==> flow/design.v <==
`timescale 1ns/1ps   
module fp_arithmetic_sequence_generator (
    input wire clk,                   
    input wire rst_n,                 
    input wire activate,              
    input wire [31:0] a1,             
    input wire [31:0] d,              
    input wire [31:0] n,              
    input wire [31:0] saddr,          
    output reg done,                  
    output reg [31:0] mem_addr,       
    output reg [31:0] mem_wdata,      
    output reg mem_write,             
    input wire mem_ready              
);
    localparam IDLE = 3'b000;        
    localparam INIT = 3'b001;        
    localparam LOAD_ADD = 3'b010;    
    localparam WAIT_ADD = 3'b011;    
    localparam MEM_WRITE = 3'b100;   
    localparam WAIT_MEM = 3'b101;    
    localparam UPDATE = 3'b110;      
    localparam FINISH = 3'b111;      
    reg [2:0] state;                 
    reg [31:0] counter;              
    reg [31:0] current_term;         
    reg [31:0] add_a, add_b;        
    reg add_start;                   
    wire [31:0] add_result;          
    wire add_done;                   
    fp_adder fp_add_inst (
        .clk(clk),
        .rst_n(rst_n),
        .a(add_a),
        .b(add_b),
        .start(add_start),
        .result(add_result),
        .done(add_done)
    );
    always @(posedge clk or negedge rst_n) begin
        if (!rst_n) begin
            state <= IDLE;
            counter <= 32'b0;
            current_term <= 32'b0;
            done <= 1'b0;
            add_start <= 1'b0;
            add_a <= 32'b0;
            add_b <= 32'b0;
            mem_addr <= 32'b0;
            mem_wdata <= 32'b0;
            mem_write <= 1'b0;
        end else begin
            add_start <= 1'b0;
            mem_write <= 1'b0;
            case (state)
                IDLE: begin
                    counter <= 32'b0;
                    done <= 1'b0;
                    if (activate) begin
                        state <= INIT;   
                    end
                end
                INIT: begin
                    current_term <= a1;          
                    counter <= 32'b0;            
                    mem_addr <= saddr;           
                    if (n == 32'b0)
                        state <= FINISH;         
                    else
                        state <= MEM_WRITE;      
                end
                LOAD_ADD: begin
                    add_a <= current_term;
                    add_b <= d;
                    add_start <= 1'b1;           
                    state <= WAIT_ADD;
                end
                WAIT_ADD: begin
                    if (add_done) begin
                        state <= MEM_WRITE;      
                    end
                end
                MEM_WRITE: begin
                    mem_wdata <= (counter == 0) ? a1 : add_result;
                    mem_write <= 1'b1;           
                    state <= WAIT_MEM;
                end
                WAIT_MEM: begin
                    if (mem_ready) begin
                        mem_addr <= mem_addr + 4;  
                        counter <= counter + 1'b1;  
                        if ((counter + 32'd1) >= n) begin
                            state <= FINISH;
                        end else if (counter == 0) begin
                            current_term <= a1;
                            state <= LOAD_ADD;   
                        end else begin
                            current_term <= add_result;
                            state <= LOAD_ADD;
                        end
                    end
                end
                FINISH: begin
                    done <= 1'b1;               
                    if (!activate) begin
                        state <= IDLE;          
                    end
                end
                default: state <= IDLE;         
            endcase
        end
    end
endmodule
module fp_adder (
    input wire clk,
    input wire rst_n,
    input wire [31:0] a,         
    input wire [31:0] b,         
    input wire start,            
    output reg [31:0] result,    
    output reg done              
);
    reg [31:0] a_reg, b_reg;    
    reg a_sign, b_sign;          
    reg [7:0] a_exp, b_exp;      
    reg [23:0] a_mant, b_mant;   
    reg [7:0] result_exp;        
    reg result_sign;             
    reg [24:0] result_mant;      
    reg [7:0] exp_diff;          
    localparam IDLE = 3'h0;       
    localparam UNPACK = 3'h1;     
    localparam ALIGN = 3'h2;      
    localparam ADD = 3'h3;        
    localparam NORMALIZE = 3'h4;  
    localparam PACK = 3'h5;       
    reg [2:0] state;
    always @(posedge clk or negedge rst_n) begin
        if (!rst_n) begin
            state <= IDLE;
            result <= 32'b0;
            done <= 1'b0;
        end else begin
            done <= 1'b0;   
            case (state)
                IDLE: begin
                    if (start) begin
                        a_reg <= a;   
                        b_reg <= b;
                        state <= UNPACK;
                    end
                end
                UNPACK: begin
                    a_sign <= a_reg[31];
                    a_exp <= a_reg[30:23];
                    a_mant <= {1'b1, a_reg[22:0]};   
                    b_sign <= b_reg[31];
                    b_exp <= b_reg[30:23];
                    b_mant <= {1'b1, b_reg[22:0]};   
                    state <= ALIGN;
                end
                ALIGN: begin
                    if (a_exp > b_exp) begin
                        exp_diff <= a_exp - b_exp;
                        b_mant <= ((a_exp - b_exp) > 24) ? 24'b0 : (b_mant >> (a_exp - b_exp));
                        result_exp <= a_exp;
                    end else begin
                        exp_diff <= b_exp - a_exp;
                        a_mant <= ((b_exp - a_exp) > 24) ? 24'b0 : (a_mant >> (b_exp - a_exp));
                        result_exp <= b_exp;
                    end
                    state <= ADD;
                end
                ADD: begin
                    if (a_sign == b_sign) begin
                        result_mant <= a_mant + b_mant;
                        result_sign <= a_sign;
                    end else begin
                        if (a_mant >= b_mant) begin
                            result_mant <= a_mant - b_mant;
                            result_sign <= a_sign;
                        end else begin
                            result_mant <= b_mant - a_mant;
                            result_sign <= b_sign;
                        end
                    end
                    state <= NORMALIZE;
                end
                NORMALIZE: begin
                    if (result_mant[24]) begin
                        result_mant <= result_mant >> 1;
                        result_exp <= result_exp + 1;
                        state <= PACK;
                    end else if (result_mant[23:0] != 0) begin
                        if (!result_mant[23]) begin
                            result_mant <= result_mant << 1;
                            result_exp <= result_exp - 1;
                        end else begin
                            state <= PACK;
                        end
                    end else begin
                        result_exp <= 8'b0;
                        state <= PACK;
                    end
                end
                PACK: begin
                    result <= {result_sign, result_exp, result_mant[22:0]};
                    done <= 1'b1;   
                    state <= IDLE;
                end
                default: state <= IDLE;   
            endcase
        end
    end
endmodule
== Tool chain data of fp_arithmetic_sequence_generator ==
What the tools print for fp_arithmetic_sequence_generator, step after step.
Lines are those of the file above, counted from 1.
Cell names lack the library's common part.
A cell with -- has no value.
Set-up
  top module: fp_arithmetic_sequence_generator
  clock: clk
  library: sky130hd
  corner: tt_025C_1v80

== Word-level counts ==
Counts by Yosys on the flattened word-level netlist (proc, flatten, opt, wreduce; memories kept). Register bits leave out memories and registers merged into their read ports (data or address). Print and check cells are left out.
Storage and ports
  register bits after elaboration: 398
  bits of input ports: 132
  output and inout port bits: 66
Operators by class
  $add $sub $neg: 12
  magnitude comparators: 5
  equal/unequal tests: 24
  shifts and indexed selects: 2
  mux-type cells: 43
  reductions and logical operators: 26
Operators with widths (count)
  case mux 32 bit (select 2 bit): 3
  2-to-1 mux 32 bit: 5
  2-to-1 mux 24 bit: 5
  2-to-1 mux 25 bit: 4
  case mux 24 bit (select 2 bit): 2
  adder 32 x 1 -> 32 bit with constant B: 2
  > comparator 32 x 5 -> 1 bit with constant B: 2
  zero test 32 bit: 2
  subtractor 24 x 24 -> 25 bit: 2
  case mux 25 bit (select 2 bit): 1
  right shift 24 x 8 -> 24 bit: 2
  adder 32 x 3 -> 32 bit with constant B: 1
  greater-or-equal comparator 32 bit: 1
  2-to-1 mux 8 bit: 4
  2-to-1 mux 3 bit: 9
  adder 24 x 24 -> 25 bit: 1
  greater-or-equal comparator 24 bit: 1
  nonzero test 24 bit: 1
  case mux 3 bit (select 7 bit): 1
  AND reduction 3 bit: 6
  subtractor 8 x 8 -> 9 bit: 2
  subtractor 8 bit: 2
  case mux 8 bit (select 2 bit): 1
  equality test 3 bit with constant B: 5
  case mux 3 bit (select 5 bit): 1
  != test 2 bit with constant B: 6
  AND reduction 2 bit: 6
  nonzero test 2 bit: 6
Not listed: further kinds 17, cells in them 28.

== Logic depth ==
Longest topological path by Yosys (ltp), each cell counted once; first at word level (registers and memories cut), then after technology mapping (sequential cells cut; the memories' decode and read muxes count).
Depth
  depth in word-level cells: 5
  ABC_AREA: 0
  mapped depth: 19
  gate-level depth less buffers: 17

== Netlist ==
The flow's flattened synthesis, as Yosys stat reports it; memories are mapped. The netlist is that of the ABC_AREA named above (0 if unset); the other value can give another one.
Cells by type (count)
  dfrtp_1: 239
  edfxtp_1: 164
  ha_1: 125
  mux2i_1: 115
  mux2_2: 96
  a21oi_1: 153
  nor2_1: 189
  o21ai_0: 141
  inv_1: 171
  nand2_1: 171
  clkbuf_1: 136
  a221oi_1: 43
  mux4_2: 16
  a21o_1: 45
  nand3_1: 67
  a22o_1: 33
  xnor2_1: 32
  or3_1: 43
Not listed: further types 65, cells in them 601.
Mapped netlist
  standard cells after synthesis: 2580
  cell area after synthesis: 25316.8 µm²
  area of sequential cells: 10958.0 µm²
  mapped flip-flops: 405
By module: a second synthesis without flattening, with its own total; a netlist apart from the flattened one above.
Unflattened totals
  cell total of the unflattened synthesis: 2423
  area (unflattened synthesis): 24977.7 µm²
Each row is one instance without its submodules.
Modules
  fp_adder: instances 1, cells 1438, area 14473.9 µm², sequential area 5901.9 µm²
  fp_arithmetic_sequence_generator: instances 1, cells 985, area 10503.8 µm², sequential area 5056.1 µm²

== Worst setup path after synthesis ==
Path of least setup slack by OpenSTA after synthesis, without wires, with an ideal clock, recovery checks aside; 20% of the period is set as input and as output delay. Where synthesis merged equal registers, the netlist keeps one of their names.
Path after synthesis
  path type: input-to-reg
  start point: input port n[17]
  end point: register current_term[10]
  period: 12000 ps
  external input delay: 2400 ps
  setup time: 141 ps
  launch time at the first pin: 2400 ps
  arrival: 4489 ps
  data required time: 11859 ps
  path slack: 7370 ps
  delay of the path: 2230 ps
  stages on the path: 12
  buffers on the path: 1
  synthesis period reached: 4630 ps
"delay of the path" is the arrival time less input delay plus setup time.
"stages on the path": output pins that drive a net of the path, with the launching flip-flop's if there is one; two outputs of one cell count as two.
"synthesis period reached" = period - worst setup slack (recovery checks aside). The figure is calculated, with input and output delays left at 20% of the set period.
Between the ends stands the longest chain of elaborated cells between them, by number of cells; it is not shown to be the way that was timed. Of several equally long chains one is given.
A line is the first line of the expression or statement that the cell stems from. Yosys adds cells for indexed reads and writes and turns some case tables into memories.
At most two assigning lines are given for a register; there are more.
On the way, after synthesis
  path through: inv_1 ha_1 a21o_1 a21o_1 a21o_1 a21o_1 a21oi_1 o2111ai_1 o21bai_1 a21boi_1 clkbuf_1 a221oi_1
  cells in the longest elaborated chain: 4
  elaborated cells between the ends (all ways): 6
  those cells by class: compare: 1; eq/ne: 1; mux: 3; reduce/logical: 1
RTL lines, path after synthesis
  from (decl): line 8  | input wire [31:0] n,
  greater-or-equal comparator 32 bit: line 92  | if ((counter + 32'd1) >= n) begin
  2-to-1 mux 32 bit: line 92
  2-to-1 mux 32 bit: line 89  | if (mem_ready) begin
  case mux 32 bit (select 2 bit): line 55  | case (state)
  to (assign): line 64  | current_term <= a1;
  to (assign): line 95  | current_term <= a1;
  to (decl): line 26  | reg [31:0] current_term;

== Worst path after layout ==
From the final timing report of flow run 2: the path of least setup slack in the routed layout; clock arrival at registers is part of the times.
The report prints the path's times to 10 ps; the period is as set.
Path post-layout
  path type: reg-to-reg
  start point: register fp_add_inst.a_mant[11]
  end point: register fp_add_inst.result_mant[1]
  period: 4600 ps
  setup time: 280 ps
  launch time at the first pin: 560 ps
  arrival: 4750 ps
  data required time: 4870 ps
  path slack: 120 ps
  stages on the path: 13
  buffers on the path: 2
Between the ends stands the longest chain of elaborated cells between them, by number of cells; it is not shown to be the way that was timed. Of several equally long chains one is given.
At most two assigning lines are given for a register; there are more.
On the way, post-layout
  path through: edfxtp_1 ha_1 buf_2 nand2_1 nor4_2 o311ai_1 and3_1 o211a_1 nor2_2 buf_2 nand2_1 a311oi_1 a21oi_1
  cells in the longest elaborated chain: 4
  elaborated cells between the ends (all ways): 4
  those cells by class: compare: 1; mux: 3
RTL lines, path post-layout
  from (decl): line 126  | reg [23:0] a_mant, b_mant;
  from (assign): line 156  | a_mant <= {1'b1, a_reg[22:0]};
  from (assign): line 169  | a_mant <= ((b_exp - a_exp) > 24) ? 24'b0 : (a_mant >> (b_exp - a_exp));
  greater-or-equal comparator 24 bit: line 179  | if (a_mant >= b_mant) begin
  2-to-1 mux 25 bit: line 179
  2-to-1 mux 25 bit: line 175  | if (a_sign == b_sign) begin
  case mux 25 bit (select 2 bit): line 145  | case (state)
  to (assign): line 176  | result_mant <= a_mant + b_mant;
  to (assign): line 180  | result_mant <= a_mant - b_mant;
  to (decl): line 129  | reg [24:0] result_mant;

Subject: flow runs of fp_arithmetic_sequence_generator

Hi,

Flow measurements of fp_arithmetic_sequence_generator on sky130hd: 6 stored runs with different settings, listed in no order. Input and output delays are each 20% of the period that was set; the output load is 0.01 pF.
"period reached": clock period set for the run, less the worst setup slack. It is reckoned from that one timing run; input and output delays stay at 20% of the period that was set.
"allowed time less slack (worst setup path)" is the time allowed to the run's worst setup path (the clock period less input and output delay, where it has them) less its slack. Clock arrival times count: a late capture clock shortens it, a late launch clock lengthens it.
"total power of the final layout": no workload was simulated; the value follows from the tool's default switching activity.
"allowed time less slack (worst setup path)" is known to 10 ps.

==> flow run 1: settings <==
{ "ABC_AREA": 1, "CAP_MARGIN": 10, "CELL_PAD_IN_SITES_DETAIL_PLACEMENT": 0, "CELL_PAD_IN_SITES_GLOBAL_PLACEMENT": 2, "CORE_MARGIN": 4, "CORE_UTILIZATION": 54, "CTS_CLUSTER_DIAMETER": 52, "CTS_CLUSTER_SIZE": 49, "GPL_TIMING_DRIVEN": 0, "HOLD_SLACK_MARGIN": 0.24, "MAX_ROUTING_LAYER": "met4", "SLEW_MARGIN": 40, "TNS_END_PERCENT": 55, "period_ns": 7.91 }
==> flow run 1: results <==
stopped before the end: placement reported GPL-0301

==> flow run 2: settings <==
{ "CAP_MARGIN": 10, "CELL_PAD_IN_SITES_DETAIL_PLACEMENT": 2, "CELL_PAD_IN_SITES_GLOBAL_PLACEMENT": 1, "CORE_MARGIN": 7, "CORE_UTILIZATION": 28, "CTS_CLUSTER_DIAMETER": 127, "CTS_CLUSTER_SIZE": 49, "GPL_TIMING_DRIVEN": 0, "HOLD_SLACK_MARGIN": 0.16, "MAX_ROUTING_LAYER": "met4", "SLEW_MARGIN": 30, "period_ns": 4.6 }
==> flow run 2: results <==
synthesized cell area: 25316.8 µm²
total die area: 99032.9 µm²
standard-cell area after routing: 29794.8 µm²
utilization in the final report: 33.2 %
setup slack of the worst path: 121 ps
total negative slack on setup checks: 0 ps
total power of the final layout: 7324 µW
period reached: 4479 ps
allowed time less slack (worst setup path): 4480 ps
worst setup path type: reg-to-reg

==> flow run 3: settings <==
{ "CAP_MARGIN": 0, "CELL_PAD_IN_SITES_DETAIL_PLACEMENT": 2, "CELL_PAD_IN_SITES_GLOBAL_PLACEMENT": 2, "CORE_MARGIN": 7, "CTS_CLUSTER_DIAMETER": 351, "GPL_ROUTABILITY_DRIVEN": 0, "MIN_ROUTING_LAYER": "met1", "SLEW_MARGIN": 30, "TNS_END_PERCENT": 70, "period_ns": 12.0, "CORE_UTILIZATION": 40 }
==> flow run 3: results <==
synthesized cell area: 25316.8 µm²
total die area: 70532.7 µm²
standard-cell area after routing: 29778.6 µm²
utilization in the final report: 47.4 %
setup slack of the worst path: 6626 ps
total negative slack on setup checks: 0 ps
total power of the final layout: 3657 µW
period reached: 5374 ps
allowed time less slack (worst setup path): 5370 ps
worst setup path type: reg-to-reg

==> flow run 4: settings <==
{ "ABC_AREA": 1, "CAP_MARGIN": 5, "CELL_PAD_IN_SITES_DETAIL_PLACEMENT": 2, "CORE_UTILIZATION": 44, "CTS_CLUSTER_SIZE": 35, "PLACE_DENSITY": 0.38, "SETUP_SLACK_MARGIN": 0.27, "SLEW_MARGIN": 15, "period_ns": 3.06, "CORE_MARGIN": 2 }
==> flow run 4: results <==
stopped before the end: placement reported DPL-0033

==> flow run 5: settings <==
{ "CAP_MARGIN": 10, "CELL_PAD_IN_SITES_DETAIL_PLACEMENT": 0, "CELL_PAD_IN_SITES_GLOBAL_PLACEMENT": 0, "CORE_MARGIN": 4, "CORE_UTILIZATION": 28, "CTS_CLUSTER_DIAMETER": 127, "CTS_CLUSTER_SIZE": 49, "GPL_TIMING_DRIVEN": 0, "HOLD_SLACK_MARGIN": 0.16, "MAX_ROUTING_LAYER": "met4", "SLEW_MARGIN": 40, "TNS_END_PERCENT": 55, "period_ns": 6.0 }
==> flow run 5: results <==
synthesized cell area: 25316.8 µm²
total die area: 95292.6 µm²
standard-cell area after routing: 29389.4 µm²
utilization in the final report: 32.7 %
setup slack of the worst path: 558 ps
total negative slack on setup checks: 0 ps
total power of the final layout: 5346 µW
period reached: 5442 ps
allowed time less slack (worst setup path): 5440 ps
worst setup path type: reg-to-reg

==> flow run 6: settings <==
{ "period_ns": 3.81, "CAP_MARGIN": 20, "CORE_MARGIN": 2, "CORE_UTILIZATION": 40, "SLEW_MARGIN": 20 }
==> flow run 6: results <==
synthesized cell area: 25316.8 µm²
total die area: 65321.1 µm²
standard-cell area after routing: 31935.6 µm²
utilization in the final report: 50.8 %
setup slack of the worst path: -79 ps
total negative slack on setup checks: -1578 ps
total power of the final layout: 11004 µW
period reached: 3889 ps
allowed time less slack (worst setup path): 3890 ps
worst setup path type: reg-to-reg

Regards
